==> flow/design.v <==
module walker( 
   va_rdy_o, pa_o, pa_vld_o, pa_fault_o, pw_c_va_o, pw_c_vld_o,
   l1_va_o, l1_cancel_o, l1_va_vld_o, ch_va_o, ch_va_vld_o, stall_o,
   clk_i, resetn_i, va_i, va_vld_i, pw_c_pa_i, l1_pa_i, l1_pa_vld_i,
   ch_fault_i, stall_i
   );
   input logic clk_i;   
   input logic resetn_i;
   input logic [31:0] va_i;
   input logic        va_vld_i;
   output logic       va_rdy_o;
   output logic[27:0] pa_o;
   output logic       pa_vld_o;
   output logic       pa_fault_o;
   output logic [31:0] pw_c_va_o;
   output logic        pw_c_vld_o;
   input logic [15:0]  pw_c_pa_i;
   output logic[27:0] l1_va_o;
   output logic       l1_cancel_o;
   output logic       l1_va_vld_o;
   input logic [31:0] l1_pa_i;
   input logic        l1_pa_vld_i;
   output logic[27:0] ch_va_o;
   output logic       ch_va_vld_o;
   input logic        ch_fault_i;
   output logic       stall_o;
   input logic        stall_i;
   logic [31:0] va_reg;
   logic [3:0]  pw00_03_va_vld_reg;
   logic        ld05_va_vld_reg;
   logic        cancel_fault_reg;
   logic [27:0] ld_va_reg;
   logic        va_rdy_reg;
   assign pw_c_va_o = va_reg;
   assign pw_c_vld_o = pw00_03_va_vld_reg[0];
   always_ff@(posedge clk_i)
   begin
      if (!resetn_i)
      begin
	 va_reg <= 32'h0;
	 pw00_03_va_vld_reg <= 4'h0;
	 ld_va_reg <= 28'h0;
      end
      else
      begin
	 if (!stall_o && !stall_i)
	 begin
	    if (va_vld_i && va_rdy_o) 
	    begin
	       va_reg <= va_i;
	    end
	    pw00_03_va_vld_reg[3:0] <= {pw00_03_va_vld_reg[2:0], va_vld_i && va_rdy_o};
	    ld_va_reg <= {pw_c_pa_i, va_reg[11:0]};	    
	 end
      end
   end
   assign va_rdy_o = va_rdy_reg || (pw00_03_va_vld_reg[3] && !stall_o && !stall_i);
   always @(posedge clk_i)
   begin
      if (!resetn_i)		 
	va_rdy_reg <= 1'b1;
      else
	begin	    
	   if (va_vld_i && (va_rdy_reg || va_rdy_o)) 
	     va_rdy_reg <= 1'b0;
	   else if (!va_rdy_reg && va_rdy_o)
	     va_rdy_reg <= 1'b1;
	end
   end
   assign l1_va_o     = ld_va_reg;
   assign l1_va_vld_o = pw00_03_va_vld_reg[2] && !stall_i;
   assign ch_va_o = ld_va_reg;
   assign ch_va_vld_o = pw00_03_va_vld_reg[2] && !stall_i;
   assign l1_cancel_o = ch_fault_i && !cancel_fault_reg && pw00_03_va_vld_reg[3];
   always@(posedge clk_i)
   begin
      if (!resetn_i)
      begin
	 cancel_fault_reg <= 1'b0;	 
	 ld05_va_vld_reg <= 1'b0;
      end
      else
      begin
	 if (!stall_o && !stall_i) 
	 begin	 
	    ld05_va_vld_reg <= pw00_03_va_vld_reg[3];
	 end
	 if (pw00_03_va_vld_reg[3])
	   cancel_fault_reg <= l1_cancel_o;
	 else if (cancel_fault_reg && l1_pa_vld_i && !stall_i)
	   cancel_fault_reg <= 1'b0;
      end
   end
   assign stall_o = !ch_fault_i && !l1_pa_vld_i && pw00_03_va_vld_reg[3]; 
   assign pa_o = {va_reg[31:16],l1_pa_i[11:0]};
   assign pa_vld_o = (l1_pa_vld_i || cancel_fault_reg) && pw00_03_va_vld_reg[3];
   assign pa_fault_o = cancel_fault_reg;
endmodule
module PWU 
( 
   va_rdy_o, pa_o, pa_vld_o, pa_fault_o, pw_c_va_o, pw_c_vld_o,
   l1_va_o, l1_cancel_o, l1_va_vld_o, ch_va_o, ch_va_vld_o,
   clk_i, resetn_i, va_i, va_vld_i, pa_rdy_i, pw_c_pa_i, l1_pa_i,
   l1_pa_vld_i, ch_fault_i
   );
   input logic clk_i;   
   input logic resetn_i;
   input logic [31:0] va_i;
   input logic        va_vld_i;
   output logic       va_rdy_o;
   output logic[27:0] pa_o;
   output logic       pa_vld_o;
   output logic       pa_fault_o;
   input logic        pa_rdy_i;
   output logic [31:0] pw_c_va_o;
   output logic        pw_c_vld_o;
   input logic [15:0]  pw_c_pa_i;
   output logic[27:0] l1_va_o;
   output logic       l1_cancel_o;
   output logic       l1_va_vld_o;
   input logic [31:0] l1_pa_i;
   input logic        l1_pa_vld_i;
   output logic[27:0] ch_va_o;
   output logic       ch_va_vld_o;
   input logic        ch_fault_i;
   logic [1:0]      walk_sel_reg;
   logic [3:0][1:0] walk_sel_pw00_03_reg;
   logic walkers_ready_s;
   logic walkers_stall_s;
   logic [3:0]       va_rdy_s;
   logic [3:0][27:0] pa_s;
   logic [3:0]       pa_vld_s;
   logic [3:0]       pa_fault_s;
   logic [3:0][31:0] pw_c_va_s;
   logic [3:0]       pw_c_vld_s;
   logic [3:0][27:0] l1_va_s;
   logic [3:0]       l1_cancel_s;
   logic [3:0]       l1_va_vld_s;
   logic [3:0][27:0] ch_va_s;
   logic [3:0]       ch_va_vld_s;
   logic [3:0]       stall_s;
   logic [3:0]       va_vld_s;
   always_ff@(posedge clk_i)
   begin
      if (!resetn_i)
      begin
	walk_sel_reg <= 2'h0;
	 for (int i=0; i<4;i++)
	   walk_sel_pw00_03_reg[i] <= 2'h0;
      end
      else
      begin
	 if (walkers_ready_s && va_vld_i && !walkers_stall_s)
	 begin
	    walk_sel_reg <= walk_sel_reg + 1; 
	 end
	 if (!walkers_stall_s)
	 begin
	    walk_sel_pw00_03_reg <= {walk_sel_pw00_03_reg[2:0], walk_sel_reg}; 
	 end
      end      
   end
   assign walkers_ready_s = va_rdy_s != 0;
   assign va_rdy_o = walkers_ready_s;
   always_comb
   begin
      va_vld_s = 4'h1;
      for (int i=0; i<4; i++)
	if (walk_sel_reg == i[1:0])
	begin
	   va_vld_s[i] = 1'b1;
	end
   end
   assign pw_c_vld_o = pw_c_vld_s[walk_sel_pw00_03_reg[0]];
   assign pw_c_va_o  = pw_c_va_s[walk_sel_pw00_03_reg[0]];
   assign l1_va_o     = l1_va_s[walk_sel_pw00_03_reg[2]];
   assign l1_va_vld_o = l1_va_vld_s[walk_sel_pw00_03_reg[2]];
   assign ch_va_o = ch_va_s[walk_sel_pw00_03_reg[2]];
   assign ch_va_vld_o = ch_va_vld_s[walk_sel_pw00_03_reg[2]];
   assign l1_cancel_o = l1_cancel_s[walk_sel_pw00_03_reg[3]];
   assign walkers_stall_s = stall_s != 0 || (pa_vld_o && !pa_rdy_i);
   generate
      for (genvar i=0; i<4; i++)
      begin
	 walker walker_inst( 
			    .va_rdy_o		(va_rdy_s[i]),	  
			    .pa_o		(pa_s[i]),	  
			    .pa_vld_o		(pa_vld_s[i]),	  
			    .pa_fault_o		(pa_fault_s[i]),  
			    .pw_c_va_o		(pw_c_va_s[i]),	  
			    .pw_c_vld_o		(pw_c_vld_s[i]),  
			    .l1_va_o		(l1_va_s[i]),	  
			    .l1_cancel_o	(l1_cancel_s[i]),  
			    .l1_va_vld_o	(l1_va_vld_s[i]),  
			    .ch_va_o		(ch_va_s[i]),	  
			    .ch_va_vld_o	(ch_va_vld_s[i]),  
			    .stall_o		(stall_s[i]),	  
			    .clk_i		(clk_i),
			    .resetn_i		(resetn_i),
			    .va_i		(va_i[31:0]),
			    .va_vld_i		(va_vld_s[i]),	  
			    .pw_c_pa_i		(pw_c_pa_i[15:0]),
			    .l1_pa_i		(l1_pa_i[31:0]),
			    .l1_pa_vld_i	(l1_pa_vld_i),
			    .ch_fault_i		(ch_fault_i),
			    .stall_i		(walkers_stall_s));  
      end
   endgenerate
   always_ff@(posedge clk_i)
   begin
      if (!resetn_i)
      begin
	 pa_o       <= 28'h0;
	 pa_vld_o   <= 1'b0;
	 pa_fault_o <= 1'b0;
      end
      else
      begin
	 if (pa_rdy_i || (!pa_rdy_i && !pa_vld_o))
	 begin
	    pa_o       <= pa_s[walk_sel_pw00_03_reg[3]];
	    pa_vld_o   <= pa_vld_s[walk_sel_pw00_03_reg[3]];
	    pa_fault_o <= pa_fault_s[walk_sel_pw00_03_reg[3]] || l1_pa_i[31:12] != 0; 
	 end
      end
   end
endmodule
Hand-over note for PWU

* Tool chain data of PWU
Each step is given for the RTL above and for the edited RTL. Lines under "before" count in the file above, lines under "after" in the edited file. "difference": "after" minus "before" as printed here. "rel. change": 100 x difference / "before". Library cell names are shortened. The mark -- stands for no value.
Set-up: top PWU, clock input clk_i, standard-cell library sky130hd, corner tt_025C_1v80

* The edit
The edit as a unified diff against the file above. This change comes from a script, not from a designer. The edited design behaves differently; no optimisation was intended.
begin of diff
@@ -167,5 +167,5 @@
       va_vld_s = 4'h1;
       for (int i=0; i<4; i++)
-	if (walk_sel_reg == i[1:0])
+	if (walk_sel_reg != i[1:0])
 	begin
 	   va_vld_s[i] = 1'b1;
end of diff

* Elaborated design
Counts by Yosys on the flattened word-level netlist (proc, flatten, opt, wreduce; memories kept). Register bits leave out memories and registers merged into their read ports (data or address). Print and check cells are left out. Cells with the same type and inputs are merged into one.
Cells by class:
- $add $sub $neg | before 1, after 1, difference 0, rel. change 0.00%
- reductions and logical operators | before 102, after 102, difference 0, rel. change 0.00%
- shifts and indexed selects | before 8, after 8, difference 0, rel. change 0.00%
- multiply operators | before 2, after 2, difference 0, rel. change 0.00%
- equal/unequal tests | before 3, after 3, difference 0, rel. change 0.00%
- $lt $le $gt $ge | before 0, after 0, difference 0
- div/mod/pow operators | before 0, after 0, difference 0
- muxes and demuxes | before 19, after 19, difference 0, rel. change 0.00%
- bitwise gates (word level) | before 0, after 0, difference 0
Operator list:
- 2-bit == test (second input constant) | before 2, after 0, difference -2, rel. change -100.00%
- 2-bit inequality test (second input constant) | before 0, after 2, difference +2
- 2-bit by 1-bit == test with 1-bit output (second input constant) | before 1, after 0, difference -1, rel. change -100.00%
- 2-bit by 1-bit inequality test with 1-bit output (second input constant) | before 0, after 1, difference +1
- 1-bit logical AND | before 55, after 55, difference 0, rel. change 0.00%
- 1-bit two-way mux | before 19, after 19, difference 0, rel. change 0.00%
- 1-bit logical NOT | before 17, after 17, difference 0, rel. change 0.00%
- 1-bit logical OR | before 15, after 15, difference 0, rel. change 0.00%
- 2-bit nonzero test | before 8, after 8, difference 0, rel. change 0.00%
- 4-bit by 2-bit variable part select with 1-bit output | before 5, after 5, difference 0, rel. change 0.00%
- 2-bit AND reduction | before 4, after 4, difference 0, rel. change 0.00%
- 2-bit by 3-bit multiplier with 5-bit output (second input constant) | before 2, after 2, difference 0, rel. change 0.00%
- 4-bit nonzero test | before 2, after 2, difference 0, rel. change 0.00%
- 112-bit by 8-bit variable part select with 28-bit output | before 2, after 2, difference 0, rel. change 0.00%
- 2-bit by 1-bit adder with 2-bit output (second input constant) | before 1, after 1, difference 0, rel. change 0.00%
- 20-bit nonzero test | before 1, after 1, difference 0, rel. change 0.00%
- 128-bit by 8-bit variable part select with 32-bit output | before 1, after 1, difference 0, rel. change 0.00%
Bit counts:
- word width x clocked read ports | before 0, after 0, difference 0
- latch bits | before 0, after 0, difference 0
- elaborated cells | before 160, after 160, difference 0, rel. change 0.00%
- memories | before 0, after 0, difference 0
- memory bits (writable) | before 0, after 0, difference 0
- input bits | before 86, after 86, difference 0, rel. change 0.00%
- memory bits (read-only) | before 0, after 0, difference 0
- output and inout port bits | before 123, after 123, difference 0, rel. change 0.00%
- bits in registers | before 304, after 304, difference 0, rel. change 0.00%

* Longest topological paths
Yosys ltp: most cells in a row. Word level: on the elaborated netlist, between registers, memories and ports. Mapped: between sequential cells and ports; inverters and the memories' decode and read muxes count.
Depth:
- word-level depth | before 11, after 11, difference 0, rel. change 0.00%
- ABC_AREA | before 0, after 0
- gate-level depth with buffers | before 9, after 9, difference 0, rel. change 0.00%
- gate-level depth less buffers | before 4, after 4, difference 0, rel. change 0.00%

* Netlist
The flow's flattened synthesis, as Yosys stat reports it; memories are mapped. The netlist is that of the ABC_AREA named above (0 if unset); the other value can give another one.
Cell types:
- buf_4 | before 45, after 30, difference -15, rel. change -33.33%
- buf_6 | before 3, after 17, difference +14, rel. change +466.67%
- buf_1 | before 2, after 6, difference +4, rel. change +200.00%
- nand2_1 | before 441, after 444, difference +3, rel. change +0.68%
- a21oi_1 | before 169, after 172, difference +3, rel. change +1.78%
- buf_2 | before 30, after 27, difference -3, rel. change -10.00%
- and2_1 | before 5, after 2, difference -3, rel. change -60.00%
- o21a_1 | before 5, after 2, difference -3, rel. change -60.00%
- nor3b_1 | before 4, after 1, difference -3, rel. change -75.00%
- or3_1 | before 0, after 3, difference +3
- inv_1 | before 4, after 6, difference +2, rel. change +50.00%
- o21ai_4 | before 1, after 0, difference -1, rel. change -100.00%
- or2_1 | before 1, after 0, difference -1, rel. change -100.00%
- inv_2 | before 0, after 1, difference +1
- o21ai_2 | before 0, after 1, difference +1
- or2_2 | before 0, after 1, difference +1
- dfxtp_1 | before 304, after 304, difference 0, rel. change 0.00%
- mux2i_1 | before 129, after 129, difference 0, rel. change 0.00%
The list need not be complete.
Synthesis totals:
- sequential part of the area (sq um) | before 6085.8, after 6085.8, difference 0.0, rel. change 0.00%
- chip area (Yosys) (sq um) | before 12834.8, after 12864.8, difference +30.0, rel. change +0.23%
- standard cells after synthesis | before 1319, after 1322, difference +3, rel. change +0.23%
- mapped flip-flops | before 304, after 304, difference 0, rel. change 0.00%
- buffer cells | before 133, after 133, difference 0, rel. change 0.00%
By module: a second synthesis without flattening, with its own total; a netlist apart from the flattened one above.
Second synthesis, totals:
- cell total of the unflattened synthesis | before 1685, after 1688, difference +3, rel. change +0.18%
- area (unflattened synthesis) (sq um) | before 16625.9, after 16637.2, difference +11.3, rel. change +0.07%
Rows give one instance, submodules left out.
Modules, before:
- walker | seq. area 1321.3 sq um, cells 335, area 3052.9 sq um, instances 4
- PWU | seq. area 800.8 sq um, cells 345, area 4414.2 sq um, instances 1
Modules, after:
- walker | seq. area 1321.3 sq um, cells 335, area 3052.9 sq um, instances 4
- PWU | seq. area 800.8 sq um, cells 348, area 4425.5 sq um, instances 1

* Worst setup path after synthesis
OpenSTA on the mapped netlist: ideal clock, no wires. The path of least setup slack (recovery checks aside). Input and output delay are each 20% of the period. Register names are those of the netlist, which keeps one name where synthesis merged equal registers.
Timing path after synthesis:
- kind | before input -> output, after input -> output
- start | before in l1_pa_vld_i, after in l1_pa_vld_i
- end | before out l1_va_vld_o, after out l1_va_vld_o
- period (ns) | before 4.0, after 4.0, difference 0.0, rel. change 0.00%
- output delay (ns) | before 0.800, after 0.800, difference 0.000, rel. change 0.00%
- setup slack (ns) | before 0.970, after 0.895, difference -0.075
- stages on the path | before 9, after 9, difference 0, rel. change 0.00%
- path delay (ns) | before 1.430, after 1.505, difference +0.075, rel. change +5.24%
- data required time (ns) | before 3.200, after 3.200, difference 0.000, rel. change 0.00%
- path buffers | before 6, after 6, difference 0, rel. change 0.00%
- arrival time (ns) | before 2.230, after 2.305, difference +0.075, rel. change +3.36%
- external input delay (ns) | before 0.800, after 0.800, difference 0.000, rel. change 0.00%
- time at the first pin (ns) | before 0.800, after 0.800, difference 0.000, rel. change 0.00%
- period reached after synthesis (ns) | before 3.03, after 3.105, difference +0.075, rel. change +2.48%
"path delay" = arrival - input delay + setup time. At an output port there is no setup time. "stages on the path": output pins that drive a net of the path, with the launching flip-flop's if there is one; two outputs of one cell count as two. "period reached after synthesis" = period - worst setup slack (recovery checks aside). The figure is calculated, with input and output delays left at 20% of the set period. The rows between start and end are the longest chain of elaborated cells between them; the timing report does not say that the signal goes this way. Where chains are equally long, one stands for them. Each line given opens the expression or statement behind the cell; cells for indexed reads and writes are added by Yosys, which also makes memories of some case tables.
On the way, after synthesis, before: path through buf_2 or2_1 buf_2 o21a_1 buf_2 buf_4 buf_2 and2_1 buf_4, cells in the longest elaborated chain 8, elaborated cells on any way between the ends 14, classes of those cells shift (1); reduce/logical (13)
RTL lines, path after synthesis, before:
- start: declaration | RTL line 122 | input logic        l1_pa_vld_i;
- 1-bit logical NOT | RTL line 94 | assign stall_o = !ch_fault_i && !l1_pa_vld_i && pw00_03_va_vld_reg[3];
- 1-bit logical AND (2 in a row) | RTL line 94
- 4-bit nonzero test | RTL line 181 | assign walkers_stall_s = stall_s != 0 || (pa_vld_o && !pa_rdy_i);
- 1-bit logical OR | RTL line 181
- 1-bit logical NOT | RTL line 71 | assign l1_va_vld_o = pw00_03_va_vld_reg[2] && !stall_i;
- 1-bit logical AND | RTL line 71
- 4-bit by 2-bit variable part select with 1-bit output | RTL line 177 | assign l1_va_vld_o = l1_va_vld_s[walk_sel_pw00_03_reg[2]];
- end: declaration | RTL line 120 | output logic       l1_va_vld_o;
Some nets on the timed path still bear RTL names; the line given drives or declares the net.
Named nets, after synthesis, before:
- ch_va_vld_o | RTL line 179 | assign ch_va_vld_o = ch_va_vld_s[walk_sel_pw00_03_reg[2]];
On the way, after synthesis, after: path through buf_2 or2_2 buf_2 o21a_1 clkbuf_1 buf_2 buf_2 and2_1 buf_4, cells in the longest elaborated chain 8, elaborated cells on any way between the ends 14, classes of those cells shift (1); reduce/logical (13)
RTL lines, path after synthesis, after:
- start: declaration | RTL line 122 | input logic        l1_pa_vld_i;
- 1-bit logical NOT | RTL line 94 | assign stall_o = !ch_fault_i && !l1_pa_vld_i && pw00_03_va_vld_reg[3];
- 1-bit logical AND (2 in a row) | RTL line 94
- 4-bit nonzero test | RTL line 181 | assign walkers_stall_s = stall_s != 0 || (pa_vld_o && !pa_rdy_i);
- 1-bit logical OR | RTL line 181
- 1-bit logical NOT | RTL line 71 | assign l1_va_vld_o = pw00_03_va_vld_reg[2] && !stall_i;
- 1-bit logical AND | RTL line 71
- 4-bit by 2-bit variable part select with 1-bit output | RTL line 177 | assign l1_va_vld_o = l1_va_vld_s[walk_sel_pw00_03_reg[2]];
- end: declaration | RTL line 120 | output logic       l1_va_vld_o;
Named nets, after synthesis, after:
- ch_va_vld_o | RTL line 179 | assign ch_va_vld_o = ch_va_vld_s[walk_sel_pw00_03_reg[2]];

* Timing after layout
Path of least setup slack in the final report of each run of pair A (OpenROAD, finished layout, wires in). Where an end is a register, its clock arrival counts in the times.
Timing path post-layout:
- kind | before register -> output, after input -> output
- start | before reg walk_sel_pw00_03_reg, after in ch_fault_i
- end | before out l1_va_o[19], after out ch_va_vld_o
- data required time (ns) | before 2.76, after 2.76, difference 0.00, rel. change 0.00%
- period (ns) | before 3.45, after 3.45, difference 0.00, rel. change 0.00%
- external input delay (ns) | after 0.69
- output delay (ns) | before 0.69, after 0.69, difference 0.00, rel. change 0.00%
- setup slack (ns) | before 0.23, after 0.28, difference +0.05
- arrival time (ns) | before 2.53, after 2.48, difference -0.05, rel. change -1.98%
- time at the first pin (ns) | before 0.49, after 0.69, difference +0.20, rel. change +40.82%
- path buffers | before 2, after 2, difference 0, rel. change 0.00%
- stages on the path | before 4, after 5, difference +1, rel. change +25.00%
Where an end lacks its bit number, it is one bit of the signal, or one of the new flip-flops if synthesis recoded a state register. The rows between start and end are the longest chain of elaborated cells between them; the timing report does not say that the signal goes this way. Where chains are equally long, one stands for them.
On the way, post-layout, before: path through dfxtp_2 buf_4 mux4_2 clkdlybuf4s50_1, cells in the longest elaborated chain 2, elaborated cells on any way between the ends 2, classes of those cells mul (1); shift (1)
RTL lines, path post-layout, before:
- start: declaration | RTL line 127 | logic [3:0][1:0] walk_sel_pw00_03_reg;
- start: assignment | RTL line 159 | walk_sel_pw00_03_reg <= {walk_sel_pw00_03_reg[2:0], walk_sel_reg};
- 2-bit by 3-bit multiplier with 5-bit output | RTL line 176 | assign l1_va_o     = l1_va_s[walk_sel_pw00_03_reg[2]];
- 112-bit by 8-bit variable part select with 28-bit output | RTL line 176
- end: declaration | RTL line 118 | output logic[27:0] l1_va_o;
On the way, post-layout, after: path through clkdlybuf4s50_1 or2_2 o21a_4 and2_1 clkdlybuf4s50_1, cells in the longest elaborated chain 8, elaborated cells on any way between the ends 14, classes of those cells shift (1); reduce/logical (13)
RTL lines, path post-layout, after:
- start: declaration | RTL line 125 | input logic        ch_fault_i;
- 1-bit logical NOT | RTL line 94 | assign stall_o = !ch_fault_i && !l1_pa_vld_i && pw00_03_va_vld_reg[3];
- 1-bit logical AND (2 in a row) | RTL line 94
- 4-bit nonzero test | RTL line 181 | assign walkers_stall_s = stall_s != 0 || (pa_vld_o && !pa_rdy_i);
- 1-bit logical OR | RTL line 181
- 1-bit logical NOT | RTL line 73 | assign ch_va_vld_o = pw00_03_va_vld_reg[2] && !stall_i;
- 1-bit logical AND | RTL line 73
- 4-bit by 2-bit variable part select with 1-bit output | RTL line 179 | assign ch_va_vld_o = ch_va_vld_s[walk_sel_pw00_03_reg[2]];
- end: declaration | RTL line 124 | output logic       ch_va_vld_o;

* Flow runs
Both versions went through the flow (Yosys, OpenROAD) with the same settings in each pair. Constraints: input delay and output delay 20% of the set period each, output load 0.01 pF.
Settings, pair A: CORE_UTILIZATION 40, period_ns 3.45, CAP_MARGIN 20, CORE_MARGIN 2, SLEW_MARGIN 20
Results, pair A:
- utilization after layout (%) | before 51.4, after 51.2, difference -0.2
- total die area (sq um) | before 33536.6, after 33611.7, difference +75.1, rel. change +0.22%
- power consumption (mW) | before 8.609, after 8.914, difference +0.305, rel. change +3.54%
- area of the standard cells in the finished layout (sq um) | before 16230.6, after 16196.8, difference -33.8, rel. change -0.21%
- post-synthesis cell area (sq um) | before 12834.8, after 12864.8, difference +30.0, rel. change +0.23%
- lowest setup slack (ns) | before 0.234, after 0.283, difference +0.049
- smallest hold slack (ns) | before 0.443, after 0.445, difference +0.002
Settings, pair B: CELL_PAD_IN_SITES_DETAIL_PLACEMENT 2, CELL_PAD_IN_SITES_GLOBAL_PLACEMENT 2, CORE_MARGIN 2, CORE_UTILIZATION 24, GPL_TIMING_DRIVEN 1, HOLD_SLACK_MARGIN 0.17, MIN_ROUTING_LAYER met1, PLACE_DENSITY_LB_ADDON 0.29, SETUP_SLACK_MARGIN 0.75, SLEW_MARGIN 30, TNS_END_PERCENT 30, period_ns 3.12, CAP_MARGIN 20
Results, pair B:
- utilization after layout (%) | before 32.3, after 32.2, difference -0.1
- total die area (sq um) | before 55344.9, after 55472.0, difference +127.1, rel. change +0.23%
- power consumption (mW) | before 9.755, after 10.080, difference +0.325, rel. change +3.33%
- area of the standard cells in the finished layout (sq um) | before 17060.1, after 16972.5, difference -87.6, rel. change -0.51%
- post-synthesis cell area (sq um) | before 12834.8, after 12864.8, difference +30.0, rel. change +0.23%
- lowest setup slack (ns) | before 0.537, after 0.533, difference -0.004
- smallest hold slack (ns) | before 0.450, after 0.448, difference -0.002
"power consumption": no workload was simulated; the value follows from the tool's default switching activity.

End of note.
